==> flow/design.v <==
`timescale 1ns / 1ps
module mul_ctrl
#(  parameter 					r = 10163,
	parameter					G_DAT_DEP = 159,
	parameter                   G_ADDR_W = 8,
    parameter                   G_DAT_W = 64,
    parameter                   H_ADDR_W = 7,
    parameter                   H_DAT_W = 14,
    parameter					H_DAT_DEP = 71)
(
	input						clk,
	input 						rst_b,
	input 						start,
	output reg 					done,
	output reg [G_ADDR_W-1:0]	g_addra,
	output reg 					g_wea,
	output reg [G_DAT_W-1:0]	g_douta,
	input      [G_DAT_W-1:0]	g_dina, 
	output reg [G_ADDR_W-1:0]	g_addrb,
	output reg 					g_web,
	output reg [G_DAT_W-1:0]	g_doutb,
	input      [G_DAT_W-1:0]	g_dinb,
	output reg [H_ADDR_W-1:0]	h_addra,
	output reg 					h_wea,
	output reg [H_DAT_W-1:0]	h_douta,
	input      [H_DAT_W-1:0]	h_dina, 
	output reg [G_ADDR_W-1:0]	f_addra,
	output reg 					f_wea,
	output reg [G_DAT_W-1:0]	f_douta,
	input      [G_DAT_W-1:0]	f_dina
    );
wire [H_DAT_W-1:0] h_dina_inv;
wire [5:0] offset, offset2;
wire [G_DAT_W-7:0] base;
reg [3:0] cnt;
reg h_flag;
reg [5:0] offset_reg,offset_reg2;
reg [2*G_DAT_W-1:0] rotate;
reg g_rd_done;
reg ld_done;
reg rot_done;
reg [1:0] f_wr_done;
parameter 		INIT = 3'd0,  
				READ_H = 3'd1,  
				READ_G = 3'd2,  
				LOAD = 3'd3,  
				ROTATE = 3'd4,
				ADD = 3'd5,
				WRITE_F = 3'd6;
reg    [2:0]   state, next_state;
always @ (posedge clk)
	  if (!rst_b)            
			state <= INIT;        
	  else                  
			state <= next_state; 
always @(*) begin
    case (state)
        INIT: 
            if (start)
                next_state = READ_H;
            else
                next_state = INIT;  
        READ_H:
        	if (cnt == 2)
                next_state = READ_G;  
            else 
            	next_state = READ_H;          
        READ_G:
        	if (g_rd_done)
        		next_state = LOAD;
        	else 
        		next_state = READ_G;	
        LOAD:	
        	if (ld_done)
        		next_state = ROTATE;
        	else 
        		next_state = LOAD;
        ROTATE:
        	if (rot_done)
        		next_state = ADD;
        	else 
        		next_state = ROTATE;
        ADD:
        	next_state = WRITE_F;
        WRITE_F:
        	if (done)
        		next_state = INIT;
        	else if (h_flag)
        		next_state = READ_H;	
        	else 
        		next_state = ROTATE;
        default:
            next_state = INIT;        
    endcase
end
always @(posedge clk) begin
	case (state)
		INIT: begin
			done <= 0;
			g_rd_done <= 0;
			ld_done <= 0;
			rot_done <= 0;
			f_wr_done <= 0;
			h_flag <= 0;
			cnt <= 0;
			offset_reg <= 0;
			offset_reg2 <= 0;
			rotate <= {2*G_DAT_W{1'b0}};
			g_addra <= 0;
			g_wea <= 0;
			g_douta <= {G_DAT_W{1'b0}};
			g_addrb <= 0;
			g_web <= 0;
			g_doutb <= {G_DAT_W{1'b0}};	
			h_addra <= 0;
			h_wea <= 0;
			h_douta <= {H_DAT_W{1'b0}};
			f_addra <= 0;
			f_wea <= 0;
			f_douta <= {G_DAT_W{1'b0}};
		end
		READ_H: begin
			done <= 0;
			g_rd_done <= 0;
			ld_done <= 0;
			rot_done <= 0;
			f_wr_done <= 0;
			h_flag <= 0;
			if (cnt != 2)
				cnt <= cnt + 1;
			else 
				cnt <= 0;	
			offset_reg <= offset_reg;
			offset_reg2 <= offset_reg2;
			rotate <= {2*G_DAT_W{1'b0}};
			g_addra <= 0;
			g_wea <= 0;
			g_douta <= {G_DAT_W{1'b0}};
			g_addrb <= 0;
			g_web <= 0;
			g_doutb <= {G_DAT_W{1'b0}};	
			h_addra <= h_addra;
			h_wea <= 0;
			h_douta <= {H_DAT_W{1'b0}};
			f_addra <= 0;
			f_wea <= 0;
			f_douta <= {G_DAT_W{1'b0}};			
		end
		READ_G: begin
			done <= 0;
			rot_done <= 0;
			f_wr_done <= 0;
			h_flag <= 0;
			if (!g_rd_done)
				cnt <= cnt + 1'd1;
			else 
				cnt <= 0;	
			offset_reg <= offset;
			offset_reg2 <= offset;
			rotate <= {2*G_DAT_W{1'b0}};
			if (base == G_DAT_DEP - 2 && cnt == 0 && offset_reg > 50) begin  
				g_addra <= base;
				g_addrb <= base + 1'd1;
				g_rd_done <= 0;
				ld_done <= 0;
			end
			else if (base == G_DAT_DEP - 2 && cnt == 1 && offset_reg > 50) begin  
				g_addra <= base + 1'd1;
				g_addrb <= 0;
				g_rd_done <= 1;
				ld_done <= 0;
			end
			else  if (cnt == 0) begin
				g_addra <= base;
				g_addrb <= base == G_DAT_DEP - 1 ? 0 : base + 1'd1;
				g_rd_done <= 0;
				ld_done <= 0;
			end
			else begin
				g_addra <= base;
				g_addrb <= base == G_DAT_DEP - 1 ? 0 : base + 1'd1;
				g_rd_done <= 1;
				ld_done <= 0;
			end
			g_wea <= 0;
			g_douta <= {G_DAT_W{1'b0}};
			g_web <= 0;
			g_doutb <= {G_DAT_W{1'b0}};	
			h_addra <= h_addra;
			h_wea <= 0;
			h_douta <= {H_DAT_W{1'b0}};
			f_addra <= 0;
			f_wea <= 0;
			f_douta <= {G_DAT_W{1'b0}};			
		end
		LOAD: begin
			done <= 0;
			g_rd_done <= 0;
			rot_done <= 0;
			f_wr_done <= 0;
			h_flag <= 0;
			if (ld_done)
				offset_reg <= g_addra == 0 ? offset2 : offset;
			else 
				offset_reg <= offset_reg;	
			offset_reg2 <= offset_reg2;
			if (ld_done)
				cnt <= 0;
			else 
				cnt <= cnt + 1'b1;	
			if (base == G_DAT_DEP - 2 && cnt == 0 && offset_reg > 50) begin
				rotate <= {g_dina,g_dinb[G_DAT_W-1:G_DAT_W-51],13'd0};
				ld_done <= 1;
			end
			else if (base == G_DAT_DEP - 2 && cnt == 1 && offset_reg > 50) begin
				rotate <= {rotate[2*G_DAT_W-1:2*G_DAT_W-115],g_dinb[G_DAT_W-1:G_DAT_W-13]};
				ld_done <= 0;	
			end	
			else if (base == G_DAT_DEP - 1) begin
				rotate <= {g_dina[G_DAT_W-1:G_DAT_W-51],g_dinb,13'b0};
				ld_done <= 1;
			end
			else begin
				rotate <= {g_dina,g_dinb};
				ld_done <= 1;
			end
			if (cnt == 0) begin
				h_addra <= h_addra;	
				g_addra <= g_addra != G_DAT_DEP - 1 ? g_addra + 1'd1 : 0;
				g_addrb <= g_addrb != G_DAT_DEP - 1 ? g_addrb + 1'd1 : 0;
			end
			else begin
				h_addra <= h_addra;
				g_addra <= g_addra;
				g_addrb <= g_addrb;
			end
			g_wea <= 0;
			g_douta <= {G_DAT_W{1'b0}};
			g_web <= 0;
			g_doutb <= {G_DAT_W{1'b0}};	
			h_wea <= 0;
			h_douta <= {H_DAT_W{1'b0}};
			f_addra <= 0;
			f_wea <= 0;
			f_douta <= {G_DAT_W{1'b0}};
		end
		ROTATE: begin
			done <= 0;
			g_rd_done <= 0;
			ld_done <= 0;
			f_wr_done <= 0;
			h_flag <= h_flag;
			if (cnt == 5)
				cnt <= 0;
			else	
				cnt <= cnt + 1;
			if (cnt == 4)
				rot_done <= 1;
			else 
				rot_done <= 0;	
			if (cnt == 0 && offset_reg2[0])
				rotate <= {rotate[2*G_DAT_W-2:0],1'b0};
			else if (cnt == 1 && offset_reg2[1])
				rotate <= {rotate[2*G_DAT_W-3:0],2'b0};
			else if (cnt == 2 && offset_reg2[2])
				rotate <= {rotate[2*G_DAT_W-5:0],4'b0};
			else if (cnt == 3 && offset_reg2[3])
				rotate <= {rotate[2*G_DAT_W-9:0],8'b0};
			else if (cnt == 4 && offset_reg2[4])
				rotate <= {rotate[2*G_DAT_W-17:0],16'b0};
			else if (cnt == 5 && offset_reg2[5])
				rotate <= {rotate[2*G_DAT_W-33:0],32'b0};
			else 
				rotate <= rotate;	
			g_wea <= 0;
			g_douta <= {G_DAT_W{1'b0}};			
			g_web <= 0;
			g_doutb <= {G_DAT_W{1'b0}};	
			if (cnt == 2 && h_flag) begin  
				h_addra <= h_addra;
				g_addra <= base;
				g_addrb <= base + 1'd1 == G_DAT_DEP ? 0 : base + 1'd1;
				offset_reg <= offset; 
				offset_reg2 <= offset_reg2;
			end
			else if (cnt == 3 && base == G_DAT_DEP - 2 && offset_reg > 50 && h_flag) begin  
				h_addra <= h_addra;
				g_addra <= base + 1'b1;
				g_addrb <= 0;
				offset_reg <= offset_reg;
				offset_reg2 <= offset_reg2;
			end
			else if (cnt == 3 && g_addra == G_DAT_DEP - 2 && offset_reg > 50) begin  
				h_addra <= h_addra;
				g_addra <= G_DAT_DEP - 1;
				g_addrb <= 0;
				offset_reg <= offset_reg;
				offset_reg2 <= offset_reg2;
			end
			else begin
				h_addra <= h_addra;
				g_addra <= g_addra;
				g_addrb <= g_addrb;
				offset_reg <= offset_reg;
				offset_reg2 <= offset_reg2;
			end
			h_wea <= 0;
			h_douta <= {H_DAT_W{1'b0}};
			f_addra <= f_addra;
			f_wea <= 0;
			f_douta <= {G_DAT_W{1'b0}};	
		end
		ADD: begin
			if (h_addra == H_DAT_DEP-1'b1 && f_addra == G_DAT_DEP-1'b1) 
				done <= 1;
			else
				done <= 0;	
			g_rd_done <= 0;
			ld_done <= 0;
			rot_done <= 0;
			f_wr_done <= 0;	
			offset_reg <= offset_reg;
			offset_reg2 <= offset_reg2;
			cnt <= 0;
			if (g_addra == G_DAT_DEP-1 && offset_reg > 50)  
				rotate <= {g_dina,g_dinb[G_DAT_W-1:G_DAT_W-51],13'd0};
			else if (g_addra == G_DAT_DEP-1 && (offset_reg < 50 || offset_reg == 50))
				rotate <= {g_dina[G_DAT_W-1:G_DAT_W-51],g_dinb,13'd0};
			else 	
				rotate <= {g_dina,g_dinb};	
			g_addra <= g_addra;
			g_wea <= 0;
			g_douta <= {G_DAT_W{1'b0}};
			g_addrb <= g_addrb;
			g_web <= 0;
			g_doutb <= {G_DAT_W{1'b0}};	
			h_wea <= 0;
			h_douta <= {H_DAT_W{1'b0}};
			if (f_addra == G_DAT_DEP-1) begin
				h_addra <= h_addra + 1;
				h_flag <= 1;  
			end				
			else begin
				h_addra <= h_addra;	
				h_flag <= 0;
			end
			f_addra <= f_addra;
			f_wea <= 1;
			f_douta <= f_addra != G_DAT_DEP-1 ? f_dina ^ rotate[2*G_DAT_W-1:2*G_DAT_W-G_DAT_W] : {f_dina[G_DAT_W-1:G_DAT_W-51] ^ rotate[2*G_DAT_W-1:2*G_DAT_W-51],13'b0};
		end
		WRITE_F: begin	
			done <= 0;	
			g_rd_done <= 0;
			ld_done <= 0;
			rot_done <= 0;
			f_wr_done <= 0;
			if (g_addra == G_DAT_DEP-1) begin
				offset_reg <= offset2;	
				offset_reg2 <= offset_reg;			
			end
			else begin
				offset_reg <= offset_reg;
				offset_reg2 <= offset_reg;
			end	
			cnt <= 0;			
			if (g_addra == G_DAT_DEP-1 && offset_reg > 50) 
				rotate <= {rotate[2*G_DAT_W-1:2*G_DAT_W-115],g_dinb[G_DAT_W-1:G_DAT_W-13]};
			else 
				rotate <= rotate;	
			g_addra <= g_addra != G_DAT_DEP - 1 ? g_addra + 1'd1 : 0;
			g_wea <= 0;
			g_douta <= {G_DAT_W{1'b0}};
			g_addrb <= g_addrb != G_DAT_DEP - 1 ? g_addrb + 1'd1 : 0;
			g_web <= 0;
			g_doutb <= {G_DAT_W{1'b0}};	
			h_wea <= 0;
			h_addra <= h_addra;	
			h_douta <= {H_DAT_W{1'b0}};
			h_flag <= h_flag;
			if (f_addra != G_DAT_DEP-1)
				f_addra <= f_addra + 1'b1;
			else 
				f_addra <= 0;	
			f_wea <= 0;
			f_douta <= {G_DAT_W{1'b0}};	
		end
	endcase
end
assign h_dina_inv = h_dina == 0 ? 0 : r - h_dina;
assign base = h_dina_inv[H_DAT_W-1:6];
assign offset = h_dina_inv[5:0];
assign offset2 = offset > 50 ? offset-51 : offset+13; 
endmodule
`timescale 1ns / 1ps
module bike_mul
#(  parameter               G_ADDR_W = 8,
    parameter               G_DAT_W = 64,
    parameter               H_ADDR_W = 7,
    parameter               H_DAT_W = 14
    )
(
    input                   clk,
    input                   rst_b,
    input                   start,
    output reg              done,
    output reg [G_ADDR_W-1:0] g_addra,
    input      [G_DAT_W-1:0]  g_douta,
    output reg [G_ADDR_W-1:0] g_addrb,
    input      [G_DAT_W-1:0]  g_doutb,
    output reg [H_ADDR_W-1:0] h_addra,
    input      [H_DAT_W-1:0]  h_douta,
    output reg                f_wea,
    output reg [G_ADDR_W-1:0] f_addra,
    output reg [G_DAT_W-1:0]  f_dina,
    input      [G_DAT_W-1:0]  f_douta
    );
wire                    mul_done;
wire                    mul_g_wea, mul_g_web;
wire [G_ADDR_W-1:0]     mul_g_addra, mul_g_addrb;
wire [G_DAT_W-1:0]      mul_g_douta, mul_g_doutb;
wire                    mul_h_wea;
wire [H_ADDR_W-1:0]     mul_h_addra;
wire [H_DAT_W-1:0]      mul_h_douta;
wire                    mul_f_wea;
wire [G_ADDR_W-1:0]     mul_f_addra;
wire [G_DAT_W-1:0]      mul_f_douta;
mul_ctrl mul0_ctrl (
    .clk                    (clk),
    .rst_b                  (rst_b),
    .start                  (start),
    .done                   (mul_done),
    .g_addra                (mul_g_addra),
    .g_wea                  (mul_g_wea),
    .g_douta                (mul_g_douta),
    .g_dina                 (g_douta),
    .g_addrb                (mul_g_addrb),
    .g_web                  (mul_g_web),
    .g_doutb                (mul_g_doutb),
    .g_dinb                 (g_doutb),
    .h_addra                (mul_h_addra),
    .h_wea                  (mul_h_wea),
    .h_douta                (mul_h_douta),
    .h_dina                 (h_douta),
    .f_addra                (mul_f_addra),
    .f_wea                  (mul_f_wea),
    .f_douta                (mul_f_douta),
    .f_dina                 (f_douta)
    );
always @(posedge clk) begin
    if (!rst_b) begin
        done    <= 1'b0;
        g_addra <= 0;
        g_addrb <= 0;
        h_addra <= 0;
        f_wea   <= 1'b0;
        f_addra <= 0;
        f_dina  <= 0;
    end
    else begin
        done    <= mul_done;
        g_addra <= mul_g_addra;
        g_addrb <= mul_g_addrb;
        h_addra <= mul_h_addra;
        f_wea   <= mul_f_wea;
        f_addra <= mul_f_addra;
        f_dina  <= mul_f_douta;
    end
end
endmodule
; ---- From RTL to reports: bike_mul
; Module bike_mul before and after one edit of its RTL, step after step.
; "orig" refers to lines of the RTL above, "edited" to lines of the edited file.
; "change" is "edited" less "orig", of the values as shown.
; Library cell names are shortened.
; Not given: --
[design]
top = bike_mul
clock = clk
lib = sky130hd
pvt_corner = tt_025C_1v80

; ---- Diff
; Unified diff, file above to edited file.
; A script made this edit. It changes what the design does and was not meant as an optimisation.
; begin of diff
@@ -165,5 +165,5 @@
 				ld_done <= 0;
 			end
-			else if (base == G_DAT_DEP - 2 && cnt == 1 && offset_reg > 50) begin  
+			else if (base == G_DAT_DEP - 2 && cnt != 1 && offset_reg > 50) begin  
 				g_addra <= base + 1'd1;
 				g_addrb <= 0;
; end of diff

; ---- Word level
; Source: Yosys, flattened and elaborated, memories not mapped. Widths are those after wreduce. Registers that Yosys merges into a memory's read port (data or address) are not register bits. Print and check cells do not count.
[word_totals]
columns = item, orig, edited, change
row1 = memories, 0, 0, 0
row2 = inputBits, 209, 209, 0
row3 = romBits, 0, 0, 0
row4 = clocked_rd_ports_x_width, 0, 0, 0
row5 = elab_cells, 194, 197, 3
row6 = ram_bits, 0, 0, 0
row7 = latchBits, 0, 0, 0
row8 = regBits, 345, 345, 0
[op_classes]
columns = item, orig, edited, change
row1 = addsub, 10, 10, 0
row2 = shift, 0, 0, 0
row3 = mux, 72, 72, 0
row4 = div_mod_pow, 0, 0, 0
row5 = logic, 3, 3, 0
row6 = reduce_and_logical, 50, 52, 2
row7 = equal, 32, 33, 1
row8 = mul, 0, 0, 0
row9 = cmp, 3, 3, 0
[ops]
columns = op, orig, edited, change
row1 = 1-bit logical AND, 19, 21, 2
row2 = 4-bit by 1-bit inequality test with 1-bit output with constant B, 1, 2, 1
; Unchanged operator kinds not shown: 65.

; ---- Logic depth
; Yosys ltp: most cells in a row. Word level: on the elaborated netlist, between registers, memories and ports. Mapped: between sequential cells and ports; inverters and the memories' decode and read muxes count.
[logic_depth]
columns = item, orig, edited, change
row1 = depth_word, 9, 9, 0
row2 = ABC_AREA, 0, 0, --
row3 = ltp_mapped, 16, 16, 0
row4 = mapped_depth_nobuf, 12, 14, 2

; ---- Synthesis result
; The flow's flattened synthesis, as Yosys stat reports it; memories are mapped. The netlist is that of the ABC_AREA named above (0 if unset); the other value can give another one.
[synth_totals]
columns = item, orig, edited, change
row1 = seqArea_um2, 9439.1, 9439.1, 0.0
row2 = ffs, 349, 349, 0
row3 = mapped_cells, 2468, 2309, -159
row4 = area_um2, 21608.2, 21595.7, -12.5
[by_type]
columns = type, orig, edited, change
row1 = nand2_1, 402, 248, -154
row2 = nand3_1, 204, 79, -125
row3 = a21oi_1, 184, 71, -113
row4 = mux2i_1, 28, 132, 104
row5 = o21ai_0, 163, 249, 86
row6 = a211oi_1, 2, 54, 52
row7 = nor2_1, 141, 192, 51
row8 = a22o_1, 5, 56, 51
row9 = o2111ai_1, 52, 2, -50
row10 = clkbuf_1, 209, 162, -47
row11 = a31oi_1, 3, 49, 46
row12 = o211ai_1, 99, 57, -42
row13 = a22oi_1, 16, 5, -11
row14 = a222oi_1, 61, 52, -9
row15 = o21a_1, 8, 1, -7
row16 = buf_1, 19, 25, 6
row17 = buf_2, 13, 7, -6
row18 = buf_4, 1, 7, 6
; Unchanged cell types not shown: 10.
; The list need not be complete.
; The figures by module come from a second, unflattened synthesis with its own total; it is not the netlist above.
[unflattened]
columns = item, orig, edited, change
row1 = cells_unflattened, 2386, 2482, 96
row2 = hier_area_um2, 22650.5, 23078.4, 427.9
; Rows give one instance, submodules left out.
[by_module_orig]
columns = mod, n_inst, n_cells, area_um2, seq_area_um2
row1 = mul_ctrl, 1, 2182, 20026.7, 7497.2
row2 = bike_mul, 1, 204, 2623.8, 1941.9
[by_module_edited]
columns = mod, n_inst, n_cells, area_um2, seq_area_um2
row1 = mul_ctrl, 1, 2278, 20454.6, 7497.2
row2 = bike_mul, 1, 204, 2623.8, 1941.9

; ---- Path before layout
; Source: OpenSTA report_checks on the synthesized netlist (no wires, ideal clock, input and output delay 20% of the period each), path of least setup slack; recovery checks are left aside. Register names are those of the netlist, which keeps one name where synthesis merged equal registers.
[synth_path]
columns = item, orig, edited, change
row1 = path_kind, input to register, input to register, --
row2 = startpoint, in h_douta[2], in h_douta[2], --
row3 = endpoint, reg mul0_ctrl.rotate[100], reg mul0_ctrl.rotate[100], --
row4 = path_slack_ns, -2.313, -5.165, -2.852
row5 = stages, 11, 12, 1
row6 = t_arrival_ns, 9.655, 12.406, 2.751
row7 = tclk_ns, 8.0, 8.0, 0.0
row8 = path_delay_ns, 8.713, 11.565, 2.852
row9 = t_required_ns, 7.342, 7.241, -0.101
row10 = in_delay_ns, 1.600, 1.600, 0.000
row11 = n_path_buf, 3, 2, -1
row12 = setup_time_ns, 0.658, 0.759, 0.101
row13 = synth_period_reached_ns, 10.313, 13.165, 2.852
; "path_delay_ns" = arrival - input delay + setup time.
; "stages": output pins that drive a net of the path, with the launching flip-flop's if there is one; two outputs of one cell count as two.
; "synth_period_reached_ns" = period - worst setup slack (recovery checks aside). The figure is calculated, with input and output delays left at 20% of the set period.
; Between the ends stands the longest chain of elaborated cells between them, by number of cells; it is not shown to be the way that was timed. Of several equally long chains one is given.
; A line is the first line of the expression or statement that the cell stems from. Yosys adds cells for indexed reads and writes and turns some case tables into memories.
; A register here has more assigning lines than the two given.
; orig: Only ways into the end's enable, where the timed path ends, are counted here.
[synth_via_orig]
cell_sequence = buf_6 -> inv_1 -> ha_1 -> buf_2 -> nor4b_1 -> nand4_1 -> nand3_1 -> a21o_2 -> nor3_1 -> buf_2 -> a31oi_1
elab_chain_len = 7
[synth_lines_orig]
columns = item, line
row1 = from (decl), 411  ; input      [H_DAT_W-1:0]  h_douta,
row2 = 14-bit subtractor, 389  ; assign h_dina_inv = h_dina == 0 ? 0 : r - h_dina;
row3 = 14-bit 2-to-1 mux, 389
row4 = 8-bit == test, 215  ; else if (base == G_DAT_DEP - 2 && cnt == 1 && offset_reg > 50) begin
row5 = 1-bit logical AND (2 in a row), 215
row6 = 3-bit by 2-bit inequality test with 1-bit output, --
row7 = 4-bit AND reduction, --
row8 = to (assign), 212  ; rotate <= {g_dina,g_dinb[G_DAT_W-1:G_DAT_W-51],13'd0};
row9 = to (assign), 216  ; rotate <= {rotate[2*G_DAT_W-1:2*G_DAT_W-115],g_dinb[G_DAT_W-1:G_DAT_W-13]};
row10 = to (decl), 38  ; reg [2*G_DAT_W-1:0] rotate;
; edited: Only ways into the end's enable, where the timed path ends, are counted here.
[synth_via_edited]
cell_sequence = buf_2 -> inv_1 -> ha_1 -> or4b_4 -> or3_4 -> a221o_1 -> and2_4 -> nand4b_4 -> nor3_2 -> a21o_1 -> buf_6 -> a211oi_1
elab_chain_len = 7
[synth_lines_edited]
columns = item, line
row1 = from (decl), 411  ; input      [H_DAT_W-1:0]  h_douta,
row2 = 14-bit subtractor, 389  ; assign h_dina_inv = h_dina == 0 ? 0 : r - h_dina;
row3 = 14-bit 2-to-1 mux, 389
row4 = 8-bit == test, 215  ; else if (base == G_DAT_DEP - 2 && cnt == 1 && offset_reg > 50) begin
row5 = 1-bit logical AND (2 in a row), 215
row6 = 3-bit by 2-bit inequality test with 1-bit output, --
row7 = 4-bit AND reduction, --
row8 = to (assign), 212  ; rotate <= {g_dina,g_dinb[G_DAT_W-1:G_DAT_W-51],13'd0};
row9 = to (assign), 216  ; rotate <= {rotate[2*G_DAT_W-1:2*G_DAT_W-115],g_dinb[G_DAT_W-1:G_DAT_W-13]};
row10 = to (decl), 38  ; reg [2*G_DAT_W-1:0] rotate;

; ---- Path in the finished layout
; Path of least setup slack in the final report of the runs of pair A (OpenROAD, finished layout, wires in). Where an end is a register, its clock arrival counts in the times.
[layout_path]
columns = item, orig, edited, change
row1 = path_kind, input to register, input to register, --
row2 = startpoint, in h_douta[2], in h_douta[2], --
row3 = endpoint, reg mul0_ctrl.rotate[43], reg mul0_ctrl.rotate[79], --
row4 = stages, 14, 15, 1
row5 = tclk_ns, 6.37, 6.37, 0.00
row6 = n_path_buf, 2, 2, 0
row7 = t_arrival_ns, 5.28, 5.38, 0.10
row8 = setup_time_ns, 0.26, 0.33, 0.07
row9 = in_delay_ns, 1.27, 1.27, 0.00
row10 = path_slack_ns, 1.40, 1.23, -0.17
row11 = t_required_ns, 6.68, 6.61, -0.07
; Between the ends stands the longest chain of elaborated cells between them, by number of cells; it is not shown to be the way that was timed. Of several equally long chains one is given.
; A register here has more assigning lines than the two given.
; orig: Ways into the end's enable are left out, as the timed path ends at the data pin.
[layout_via_orig]
cell_sequence = clkdlybuf4s50_1 -> inv_1 -> ha_1 -> nor4b_1 -> nand4_1 -> o21a_1 -> inv_1 -> ha_1 -> nand4_1 -> a211o_1 -> o21a_2 -> buf_4 -> a222oi_1 -> nand3_1
elab_chain_len = 8
[layout_lines_orig]
columns = item, line
row1 = from (decl), 411  ; input      [H_DAT_W-1:0]  h_douta,
row2 = 14-bit subtractor, 389  ; assign h_dina_inv = h_dina == 0 ? 0 : r - h_dina;
row3 = 14-bit 2-to-1 mux, 389
row4 = 8-bit == test, 215  ; else if (base == G_DAT_DEP - 2 && cnt == 1 && offset_reg > 50) begin
row5 = 1-bit logical AND (2 in a row), 215
row6 = 128-bit 2-to-1 mux, 215
row7 = 128-bit 2-to-1 mux, 211  ; if (base == G_DAT_DEP - 2 && cnt == 0 && offset_reg > 50) begin
row8 = 128-bit parallel mux with 5-bit select, 97  ; case (state)
row9 = to (assign), 212  ; rotate <= {g_dina,g_dinb[G_DAT_W-1:G_DAT_W-51],13'd0};
row10 = to (assign), 216  ; rotate <= {rotate[2*G_DAT_W-1:2*G_DAT_W-115],g_dinb[G_DAT_W-1:G_DAT_W-13]};
row11 = to (decl), 38  ; reg [2*G_DAT_W-1:0] rotate;
; edited: Only ways into the end's enable, where the timed path ends, are counted here.
[layout_via_edited]
cell_sequence = clkdlybuf4s50_1 -> inv_4 -> ha_4 -> or4b_4 -> or3_4 -> o21ai_0 -> o21ai_0 -> inv_1 -> ha_1 -> nand2_1 -> nand4b_4 -> nor3_2 -> a21o_1 -> a211oi_4 -> buf_4
elab_chain_len = 7
[layout_lines_edited]
columns = item, line
row1 = from (decl), 411  ; input      [H_DAT_W-1:0]  h_douta,
row2 = 14-bit subtractor, 389  ; assign h_dina_inv = h_dina == 0 ? 0 : r - h_dina;
row3 = 14-bit 2-to-1 mux, 389
row4 = 8-bit == test, 215  ; else if (base == G_DAT_DEP - 2 && cnt == 1 && offset_reg > 50) begin
row5 = 1-bit logical AND (2 in a row), 215
row6 = 3-bit by 2-bit inequality test with 1-bit output, --
row7 = 4-bit AND reduction, --
row8 = to (assign), 212  ; rotate <= {g_dina,g_dinb[G_DAT_W-1:G_DAT_W-51],13'd0};
row9 = to (assign), 216  ; rotate <= {rotate[2*G_DAT_W-1:2*G_DAT_W-115],g_dinb[G_DAT_W-1:G_DAT_W-13]};
row10 = to (decl), 38  ; reg [2*G_DAT_W-1:0] rotate;

; ---- Flow runs
; Runs of the flow (Yosys, OpenROAD) on both versions; the two runs of a pair have the same settings. The constraints put input and output delay at 20% of the set period each and load the outputs with 0.01 pF.
[flow_settings_pair_A]
CORE_UTILIZATION = 40
PLACE_DENSITY = 0.6
period_ns = 6.37
CAP_MARGIN = 20
CORE_MARGIN = 2
SLEW_MARGIN = 20
[results_pair_A]
columns = item, orig, edited, change
row1 = ws_hold_ns, 0.442, 0.444, 0.002
row2 = synth_chip_area_um2, 21608.2, 21595.7, -12.5
row3 = total_die_area_um2, 55896.8, 55863.7, -33.1
row4 = tns_ns, 0.000, 0.000, 0.000
row5 = finalCellArea_um2, 26246.4, 26400.3, 153.9
row6 = utilization_pct, 49.0, 49.3, 0.3
row7 = ws_setup_ns, 1.402, 1.231, -0.171
row8 = timing.achieved_period_ns, 4.968, 5.139, 0.171
[flow_settings_pair_B]
ABC_AREA = 0
CORE_ASPECT_RATIO = 0.86
CORE_MARGIN = 8
CORE_UTILIZATION = 32
MAX_ROUTING_LAYER = met4
SLEW_MARGIN = 30
TNS_END_PERCENT = 80
period_ns = 4.35
CAP_MARGIN = 20
[results_pair_B]
columns = item, orig, edited, change
row1 = ws_hold_ns, 0.445, 0.447, 0.002
row2 = synth_chip_area_um2, 21608.2, 21595.7, -12.5
row3 = total_die_area_um2, 76120.0, 76078.8, -41.2
row4 = tns_ns, 0.000, 0.000, 0.000
row5 = finalCellArea_um2, 26949.6, 27422.6, 473.0
row6 = utilization_pct, 40.3, 41.0, 0.7
row7 = ws_setup_ns, 0.356, 0.376, 0.020
row8 = timing.achieved_period_ns, 3.994, 3.974, -0.020
; By "timing.achieved_period_ns" is meant the clock period of the run minus its worst setup slack. This is arithmetic on one report: input and output delays are still those of the set period (20% each).
